==> flow/design.v <==
`timescale 1ns / 1ps
module EC(
input H0,L0,EC_prev,H1,  
output EC_out,EC_next 
    );
wire w;  
assign w = ~(H0 | L0);
assign EC_next = (w & EC_prev);
assign EC_out = (EC_next & H1);
endmodule
`timescale 1ns / 1ps
module TBC(
input X0,X1,Y0,Y1,  
output H,L  
    );
assign H = ((X0) & (!Y1)) | (X1 & (!Y1)) | (X1 & (!Y0));
assign L = (!X1) & Y1;
endmodule
`timescale 1ns / 1ps
module mux8bit(
input sel,
input [7:0]I1,I0,
output [7:0]Y
    );
assign Y = sel ? I1 : I0;
endmodule
`timescale 1ns / 1ps
module TDS(
input [7:0]P0,P1,P2,
output [7:0]Min,Med,Max
    );
wire [20:0]w;
wire [5:0]EC_next;
wire [8:0]EC_out;
wire [2:0]mux_sel;
wire [7:0]Temp_max,Temp_min_1,Temp_min_2;
TBC TBC_1_MSB_67(.X0(P0[6]),.X1(P0[7]),.Y0(P1[6]),.Y1(P1[7]),.H(w[0]),.L(w[1]));
TBC TBC_1_BITS45(.X0(P0[4]),.X1(P0[5]),.Y0(P1[4]),.Y1(P1[5]),.H(w[2]),.L(w[3]));
TBC TBC_1_BITS23(.X0(P0[2]),.X1(P0[3]),.Y0(P1[2]),.Y1(P1[3]),.H(w[4]),.L(w[5]));
TBC TBC_1_LSB_01(.X0(P0[0]),.X1(P0[1]),.Y0(P1[0]),.Y1(P1[1]),.H(w[6]),.L());
EC EC_1_MSB_45(.H0(w[0]),.L0(w[1]),.EC_prev(1'b1),.H1(w[2]),.EC_next(EC_next[0]),.EC_out(EC_out[0]));
EC EC_1_BITS23(.H0(w[2]),.L0(w[3]),.EC_prev(EC_next[0]),.H1(w[4]),.EC_next(EC_next[1]),.EC_out(EC_out[1]));
EC EC_1_LSB_01(.H0(w[4]),.L0(w[5]),.EC_prev(EC_next[1]),.H1(w[6]),.EC_next(),.EC_out(EC_out[2]));
assign mux_sel[0] = EC_out[0] | EC_out[1] | EC_out[2] | w[0];  
mux8bit m_1_min(.sel(mux_sel[0]),.I1(P1),.I0(P0),.Y(Temp_min_1));
mux8bit m_1_max(.sel(mux_sel[0]),.I1(P0),.I0(P1),.Y(Temp_max));
TBC TBC_2_MSB_67(.X0(Temp_max[6]),.X1(Temp_max[7]),.Y0(P2[6]),.Y1(P2[7]),.H(w[7]),.L(w[8]));
TBC TBC_2_BITS45(.X0(Temp_max[4]),.X1(Temp_max[5]),.Y0(P2[4]),.Y1(P2[5]),.H(w[9]),.L(w[10]));
TBC TBC_2_BITS23(.X0(Temp_max[2]),.X1(Temp_max[3]),.Y0(P2[2]),.Y1(P2[3]),.H(w[11]),.L(w[12]));
TBC TBC_2_LSB_01(.X0(Temp_max[0]),.X1(Temp_max[1]),.Y0(P2[0]),.Y1(P2[1]),.H(w[13]),.L());
EC EC_2_MSB_45(.H0(w[7]),.L0(w[8]),.EC_prev(1'b1),.H1(w[9]),.EC_next(EC_next[2]),.EC_out(EC_out[3]));
EC EC_2_BITS23(.H0(w[9]),.L0(w[10]),.EC_prev(EC_next[2]),.H1(w[11]),.EC_next(EC_next[3]),.EC_out(EC_out[4]));
EC EC_2_LSB_01(.H0(w[11]),.L0(w[12]),.EC_prev(EC_next[3]),.H1(w[13]),.EC_next(),.EC_out(EC_out[5]));
assign mux_sel[1] = EC_out[3] | EC_out[4] | EC_out[5] | w[7];
mux8bit m_2_min(.sel(mux_sel[1]),.I1(P2),.I0(Temp_max),.Y(Temp_min_2));
mux8bit m_2_max(.sel(mux_sel[1]),.I1(Temp_max),.I0(P2),.Y(Max));  
TBC TBC_3_MSB_67(.X0(Temp_min_1[6]),.X1(Temp_min_1[7]),.Y0(Temp_min_2[6]),.Y1(Temp_min_2[7]),.H(w[14]),.L(w[15]));
TBC TBC_3_BITS45(.X0(Temp_min_1[4]),.X1(Temp_min_1[5]),.Y0(Temp_min_2[4]),.Y1(Temp_min_2[5]),.H(w[16]),.L(w[17]));
TBC TBC_3_BITS23(.X0(Temp_min_1[2]),.X1(Temp_min_1[3]),.Y0(Temp_min_2[2]),.Y1(Temp_min_2[3]),.H(w[18]),.L(w[19]));
TBC TBC_3_LSB_01(.X0(Temp_min_1[0]),.X1(Temp_min_1[1]),.Y0(Temp_min_2[0]),.Y1(Temp_min_2[1]),.H(w[20]),.L());
EC EC_3_MSB_45(.H0(w[14]),.L0(w[15]),.EC_prev(1'b1),.H1(w[16]),.EC_next(EC_next[4]),.EC_out(EC_out[6]));
EC EC_3_BITS23(.H0(w[16]),.L0(w[17]),.EC_prev(EC_next[4]),.H1(w[18]),.EC_next(EC_next[5]),.EC_out(EC_out[7]));
EC EC_3_LSB_01(.H0(w[18]),.L0(w[19]),.EC_prev(EC_next[5]),.H1(w[20]),.EC_next(),.EC_out(EC_out[8]));
assign mux_sel[2] = EC_out[6] | EC_out[7] | EC_out[8] | w[14];
mux8bit m_3_min(.sel(mux_sel[2]),.I1(Temp_min_2),.I0(Temp_min_1),.Y(Min));  
mux8bit m_3_max(.sel(mux_sel[2]),.I1(Temp_min_1),.I0(Temp_min_2),.Y(Med));  
endmodule
`timescale 1ns / 1ps
module inexact_filter
# (parameter COUNT= 256) 
(input [7:0] Pixel_in,
input  clk,
output [7:0] Median
);
    reg [7:0]  line_buff1 [COUNT-1:0];
    reg [7:0]  line_buff2 [COUNT-1:0];
    reg [7:0]  R1_Max,R1_Med,R1_Min,R2_Max,R2_Med,R2_Min,Buffer_reg;
    wire [7:0] Min,Max,Med,Last_Max,Last_Med,Last_Min;
    integer i;
    always @(posedge clk)begin
    Buffer_reg <= Pixel_in;
    end
    always @ (posedge clk)
    begin
    line_buff2[COUNT-1] <= Buffer_reg;
    line_buff1[COUNT-1] <= line_buff2[0];
    for ( i=0 ; i<COUNT-1; i=i+1 )
        line_buff2[i] <= line_buff2[i+1];
    for ( i=0 ; i<COUNT-1; i=i+1 )
         line_buff1[i] <= line_buff1[i+1];
    end 
    TDS tds1_1(.P0(line_buff1[0]),.P1(line_buff2[0]),.P2(Buffer_reg),.Min(Min),.Max(Max),.Med(Med));
    always @(posedge clk) begin
    R1_Max <= Max;
    R1_Med <= Med;
    R1_Min <= Min;
    end
    always @(posedge clk) begin
    R2_Max <= R1_Max;
    R2_Med <= R1_Med;
    R2_Min <= R1_Min;
    end
    TDS tds2_1(.P0(Max),.P1(R1_Max),.P2(R2_Max),.Min(Last_Min),.Max(),.Med());
    TDS tds2_2(.P0(Med),.P1(R1_Med),.P2(R2_Med),.Min(),.Max(),.Med(Last_Med));
    TDS tds2_3(.P0(Min),.P1(R1_Min),.P2(R2_Min),.Min(),.Max(Last_Max),.Med());
    TDS tds_f(.P0(Last_Min),.P1(Last_Med),.P2(Last_Max),.Min(),.Max(),.Med(Median));
    endmodule
# Reports on inexact_filter

The steps from the RTL of inexact_filter to its reports follow in flow order.
Line numbers count from 1 in the design file above.
Operators carry their Yosys type and port widths (W data, S select, Z words).
Library cell names are shortened.
A cell with n/a has no value.

Design top: inexact_filter
Clock: clk
Library: sky130hd
Library corner: tt_025C_1v80

# After elaboration

Source: Yosys, flattened and elaborated. Widths are those after wreduce; folded enables and synchronous resets count as part of the registers. Registers that Yosys merges into a memory's read port (data or address) are not register bits. Print and check cells do not count. Equal cells are merged and count once.

Multiplexer cells: 20
Bitwise gates (word level): 518
Reductions and logical operators: 154

Operators by type and width:

| kind             | number |
| $and A1 B1 Y1    | 280 |
| $or A1 B1 Y1     | 196 |
| $mux W8          | 20 |
| $logic_not A1 Y1 | 154 |
| $not A1 Y1       | 42 |

Flip-flop bits (word level): 4152
Bits of input ports: 9
Output and inout port bits: 8
Elaborated cells: 1211

# Longest topological paths

Depth = most cells in a row (Yosys ltp): at word level without a register or memory, in the mapped netlist without a sequential cell, where the memories' decode and read muxes count.

Word-level depth: 104
ABC_AREA: 1
Mapped depth: 71
Depth with buffers taken out: 67

# After synthesis

The flow's flattened synthesis, as Yosys stat reports it; memories are mapped. The netlist is that of the ABC_AREA named above (0 if unset); the other value can give another one.
The area totals of this step are shown rounded.

Cells by type:

| cell type | number | area in all (µm²) |
| dfxtp_1   | 4152   | 8.31E+04 |
| nand2_1   | 301    | 1.13E+03 |
| inv_1     | 135    | 506.736 |
| nand3_1   | 88     | 440.422 |
| nand2_2   | 44     | 275.264 |
| o21ai_0   | 52     | 260.25 |
| o21ai_1   | 42     | 210.202 |
| nand2_4   | 17     | 191.434 |
| o21ai_2   | 21     | 183.926 |
| inv_2     | 20     | 75.072 |
| nand3_2   | 7      | 70.067 |
| o21ai_4   | 4      | 65.062 |
| o22ai_1   | 10     | 62.56 |
| buf_6     | 5      | 56.304 |
| nand3_4   | 3      | 52.55 |
| o21a_1    | 6      | 45.043 |
| nand4_1   | 7      | 43.792 |
| or2_1     | 6      | 37.536 |

Not listed: further types 22, cells in them 47.

Cell count: 4967
Chip area (Yosys): 87200 µm²
Sequential part of the area: 83100 µm²
Flip-flop cells: 4152
Buffer cells: 15

# Timing after synthesis

OpenSTA on the mapped netlist: ideal clock, no wires. The path of least setup slack (recovery checks aside). Input and output delay are each 20% of the period. Register names are those of the netlist, which keeps one name where synthesis merged equal registers.

Path type: flip-flop to output port
Start point: register line_buff1[0][3]
End point: output Median[5]
Clock period: 11.0 ns
External output delay: 2.200 ns
Launch time at the first pin: 0.000 ns
Arrival time: 5.810 ns
Required time: 8.800 ns
Setup slack: 2.990 ns
Path delay: 5.810 ns
Stages on the path: 59
Path buffers: 4
Synthesis period reached: 8.01 ns

"path delay" = arrival - input delay + setup time.
A path that ends at an output port has no setup time.
"stages on the path" counts driving pins, that of a launching flip-flop among them; a cell with two outputs on the path counts twice.
"synthesis period reached" is the clock period less the worst setup slack; recovery checks do not enter. This is arithmetic on one report: input and output delays are still those of the set period (20% each).
Between the ends stands the longest chain of elaborated cells between them, by number of cells; it is not shown to be the way that was timed. Of several equally long chains one is given.
A line is the first line of the expression or statement that the cell stems from. Yosys adds cells for indexed reads and writes and turns some case tables into memories.

Cells stage by stage: dfxtp_1 or2_0 nand2_1 nand3_2 nand3_4 nand2_2 buf_6 o21ai_2 nand2_1 nand4_2 nand2_4 nand2_4 buf_12 nand2_2 o21ai_2 inv_2 o22ai_2 nand3_2 [23 not listed] nand2_4 nand2_4 buf_6 nand2_1 nand3_1 nand2_1 nand2_1 nand3_2 nand2_2 nand2_4 buf_8 nand2_1 o21ai_4 inv_2 o21a_1 inv_2 nand3_1 nand2_1
Cells in the longest elaborated chain: 102
Elaborated cells on any way between the ends: 602
RTL lines with such cells: 9
Classes of those cells: mux (20); logic (494); reduce/logical (88)

Ends and longest elaborated chain, after synthesis:

| item                      | line | RTL |
| start: declaration        | 75   | `reg [7:0]  line_buff1 [COUNT-1:0];` |
| start: assignment         | 90   | `line_buff1[i] <= line_buff1[i+1];` |
| $and A1 B1 Y1             | 16   | `assign H = ((X0) & (!Y1)) \| (X1 & (!Y1)) \| (X1 & (!Y0));` |
| $or A1 B1 Y1 (2 in a row) | 16   |  |
| $or A1 B1 Y1              | 7    | `assign w = ~(H0 \| L0);` |
| $not A1 Y1                | 7    |  |
| $and A1 B1 Y1             | 8    | `assign EC_next = (w & EC_prev);` |
| $and A1 B1 Y1             | 9    | `assign EC_out = (EC_next & H1);` |
| $or A1 B1 Y1 (2 in a row) | 44   | `assign mux_sel[0] = EC_out[0] \| EC_out[1] \| EC_out[2] \| w[0];` |
| [83 not listed]           | n/a  |  |
| $or A1 B1 Y1 (2 in a row) | 16   |  |
| $or A1 B1 Y1              | 7    |  |
| $not A1 Y1                | 7    |  |
| $and A1 B1 Y1             | 8    |  |
| $and A1 B1 Y1             | 9    |  |
| $or A1 B1 Y1 (3 in a row) | 64   | `assign mux_sel[2] = EC_out[6] \| EC_out[7] \| EC_out[8] \| w[14];` |
| $mux W8                   | 25   | `assign Y = sel ? I1 : I0;` |
| end: declaration          | 73   | `output [7:0] Median` |

Some nets on the timed path still bear RTL names; the line given drives or declares the net.

Nets with RTL names, path after synthesis:

| net                    | line |
| tds2_2.TBC_1_MSB_67.X1 | 25 |

# Path in the finished layout

From the final timing report of stored run 1: the path of least setup slack in the routed layout; clock arrival at registers is part of the times.

Path type: flip-flop to output port
Start point: register line_buff1[0][3]
End point: output Median[2]
Clock period: 6.31 ns
External output delay: 1.26 ns
Launch time at the first pin: 0.88 ns
Arrival time: 7.61 ns
Required time: 5.05 ns
Setup slack: -2.57 ns
Stages on the path: 63
Path buffers: 7

Between the ends stands the longest chain of elaborated cells between them, by number of cells; it is not shown to be the way that was timed. Of several equally long chains one is given.

Cells stage by stage: dfxtp_2 or2_0 nand2_1 nand3_2 nand3_4 nand2_8 buf_6 nand2_4 nand3_2 nand2_1 nand4_2 nand2_4 nand2_8 o21ai_4 nand2_1 buf_4 nand3_4 nand2_4 [27 not listed] nand3_2 nand2_2 nand2_2 nand2_2 nand3_2 nand2_4 buf_6 nand3_4 nand3_2 nand2_2 nand2_2 nand3_2 nand3_4 buf_6 buf_6 nand3_2 nand2_2 buf_6
Cells in the longest elaborated chain: 102
Elaborated cells on any way between the ends: 602
RTL lines with such cells: 9
Classes of those cells: mux (20); logic (494); reduce/logical (88)

Ends and longest elaborated chain, after layout:

| item                      | line | RTL |
| start: declaration        | 75   | `reg [7:0]  line_buff1 [COUNT-1:0];` |
| start: assignment         | 90   | `line_buff1[i] <= line_buff1[i+1];` |
| $and A1 B1 Y1             | 16   | `assign H = ((X0) & (!Y1)) \| (X1 & (!Y1)) \| (X1 & (!Y0));` |
| $or A1 B1 Y1 (2 in a row) | 16   |  |
| $or A1 B1 Y1              | 7    | `assign w = ~(H0 \| L0);` |
| $not A1 Y1                | 7    |  |
| $and A1 B1 Y1             | 8    | `assign EC_next = (w & EC_prev);` |
| $and A1 B1 Y1             | 9    | `assign EC_out = (EC_next & H1);` |
| $or A1 B1 Y1 (2 in a row) | 44   | `assign mux_sel[0] = EC_out[0] \| EC_out[1] \| EC_out[2] \| w[0];` |
| [83 not listed]           | n/a  |  |
| $or A1 B1 Y1 (2 in a row) | 16   |  |
| $or A1 B1 Y1              | 7    |  |
| $not A1 Y1                | 7    |  |
| $and A1 B1 Y1             | 8    |  |
| $and A1 B1 Y1             | 9    |  |
| $or A1 B1 Y1 (3 in a row) | 64   | `assign mux_sel[2] = EC_out[6] \| EC_out[7] \| EC_out[8] \| w[14];` |
| $mux W8                   | 25   | `assign Y = sel ? I1 : I0;` |
| end: declaration          | 73   | `output [7:0] Median` |

Subject: inexact_filter on sky130hd, stored results

Hello all,

Flow measurements of inexact_filter on sky130hd: 3 stored runs with different settings, listed in no order. Input and output delays are each 20% of the period that was set; the output load is 0.01 pF.
"clock period reached" is the run's clock period less its worst setup slack. It is reckoned from that one timing run; input and output delays stay at 20% of the period that was set.
"worst setup path time" is the time allowed to the run's worst setup path (the clock period less input and output delay, where it has them) less its slack. Clock arrival times count: a late capture clock shortens it, a late launch clock lengthens it.
"total power of the final layout" rests on the timing tool's default activity at the inputs, not on a simulated workload.
The measured numbers are rounded.
Settings: . = not set for that run.

| setting or result                            | stored run 1             | stored run 2             | stored run 3             |
| ABC_AREA                                     | 1                        | 1                        | .                        |
| CELL_PAD_IN_SITES_DETAIL_PLACEMENT           | 1                        | 1                        | .                        |
| CELL_PAD_IN_SITES_GLOBAL_PLACEMENT           | 1                        | 1                        | .                        |
| CORE_UTILIZATION                             | 26                       | 26                       | 40                       |
| CTS_CLUSTER_DIAMETER                         | 292                      | 292                      | .                        |
| CTS_CLUSTER_SIZE                             | 48                       | 48                       | .                        |
| GPL_ROUTABILITY_DRIVEN                       | 0                        | 1                        | .                        |
| GPL_TIMING_DRIVEN                            | 1                        | 1                        | .                        |
| MIN_ROUTING_LAYER                            | met2                     | met2                     | .                        |
| PLACE_DENSITY_LB_ADDON                       | 0.02                     | 0.02                     | .                        |
| SETUP_SLACK_MARGIN                           | 0.37                     | 0.37                     | 3.15                     |
| SLEW_MARGIN                                  | 30                       | 30                       | 20                       |
| period_ns                                    | 6.31                     | 6.31                     | 10.7                     |
| CAP_MARGIN                                   | 20                       | 20                       | 20                       |
| CORE_MARGIN                                  | 2                        | 2                        | 2                        |
| HOLD_SLACK_MARGIN                            | .                        | -0.03                    | .                        |
| smallest hold slack (ns)                     | 0.311                    | 0.288                    | 0.273                    |
| clock period reached (ns)                    | 8.877                    | 8.941                    | 10.322                   |
| die area (µm²)                               | 340000                   | 340000                   | 225000                   |
| worst setup slack after layout (ns)          | -2.57                    | -2.63                    | 0.378                    |
| total power of the final layout (uW)         | 37100                    | 37100                    | 29600                    |
| final design utilization (%)                 | 29.8                     | 29.8                     | 48.9                     |
| setup TNS (ns)                               | -19.9                    | -20.4                    | 0.000                    |
| worst setup path time (ns)                   | 7.61                     | 7.68                     | 8.18                     |
| type of the worst setup path                 | flip-flop to output port | flip-flop to output port | flip-flop to output port |
| standard-cell area of the final layout (µm²) | 99500                    | 99500                    | 108000                   |
| synthesis area (µm²)                         | 87200                    | 87200                    | 88600                    |

Thanks
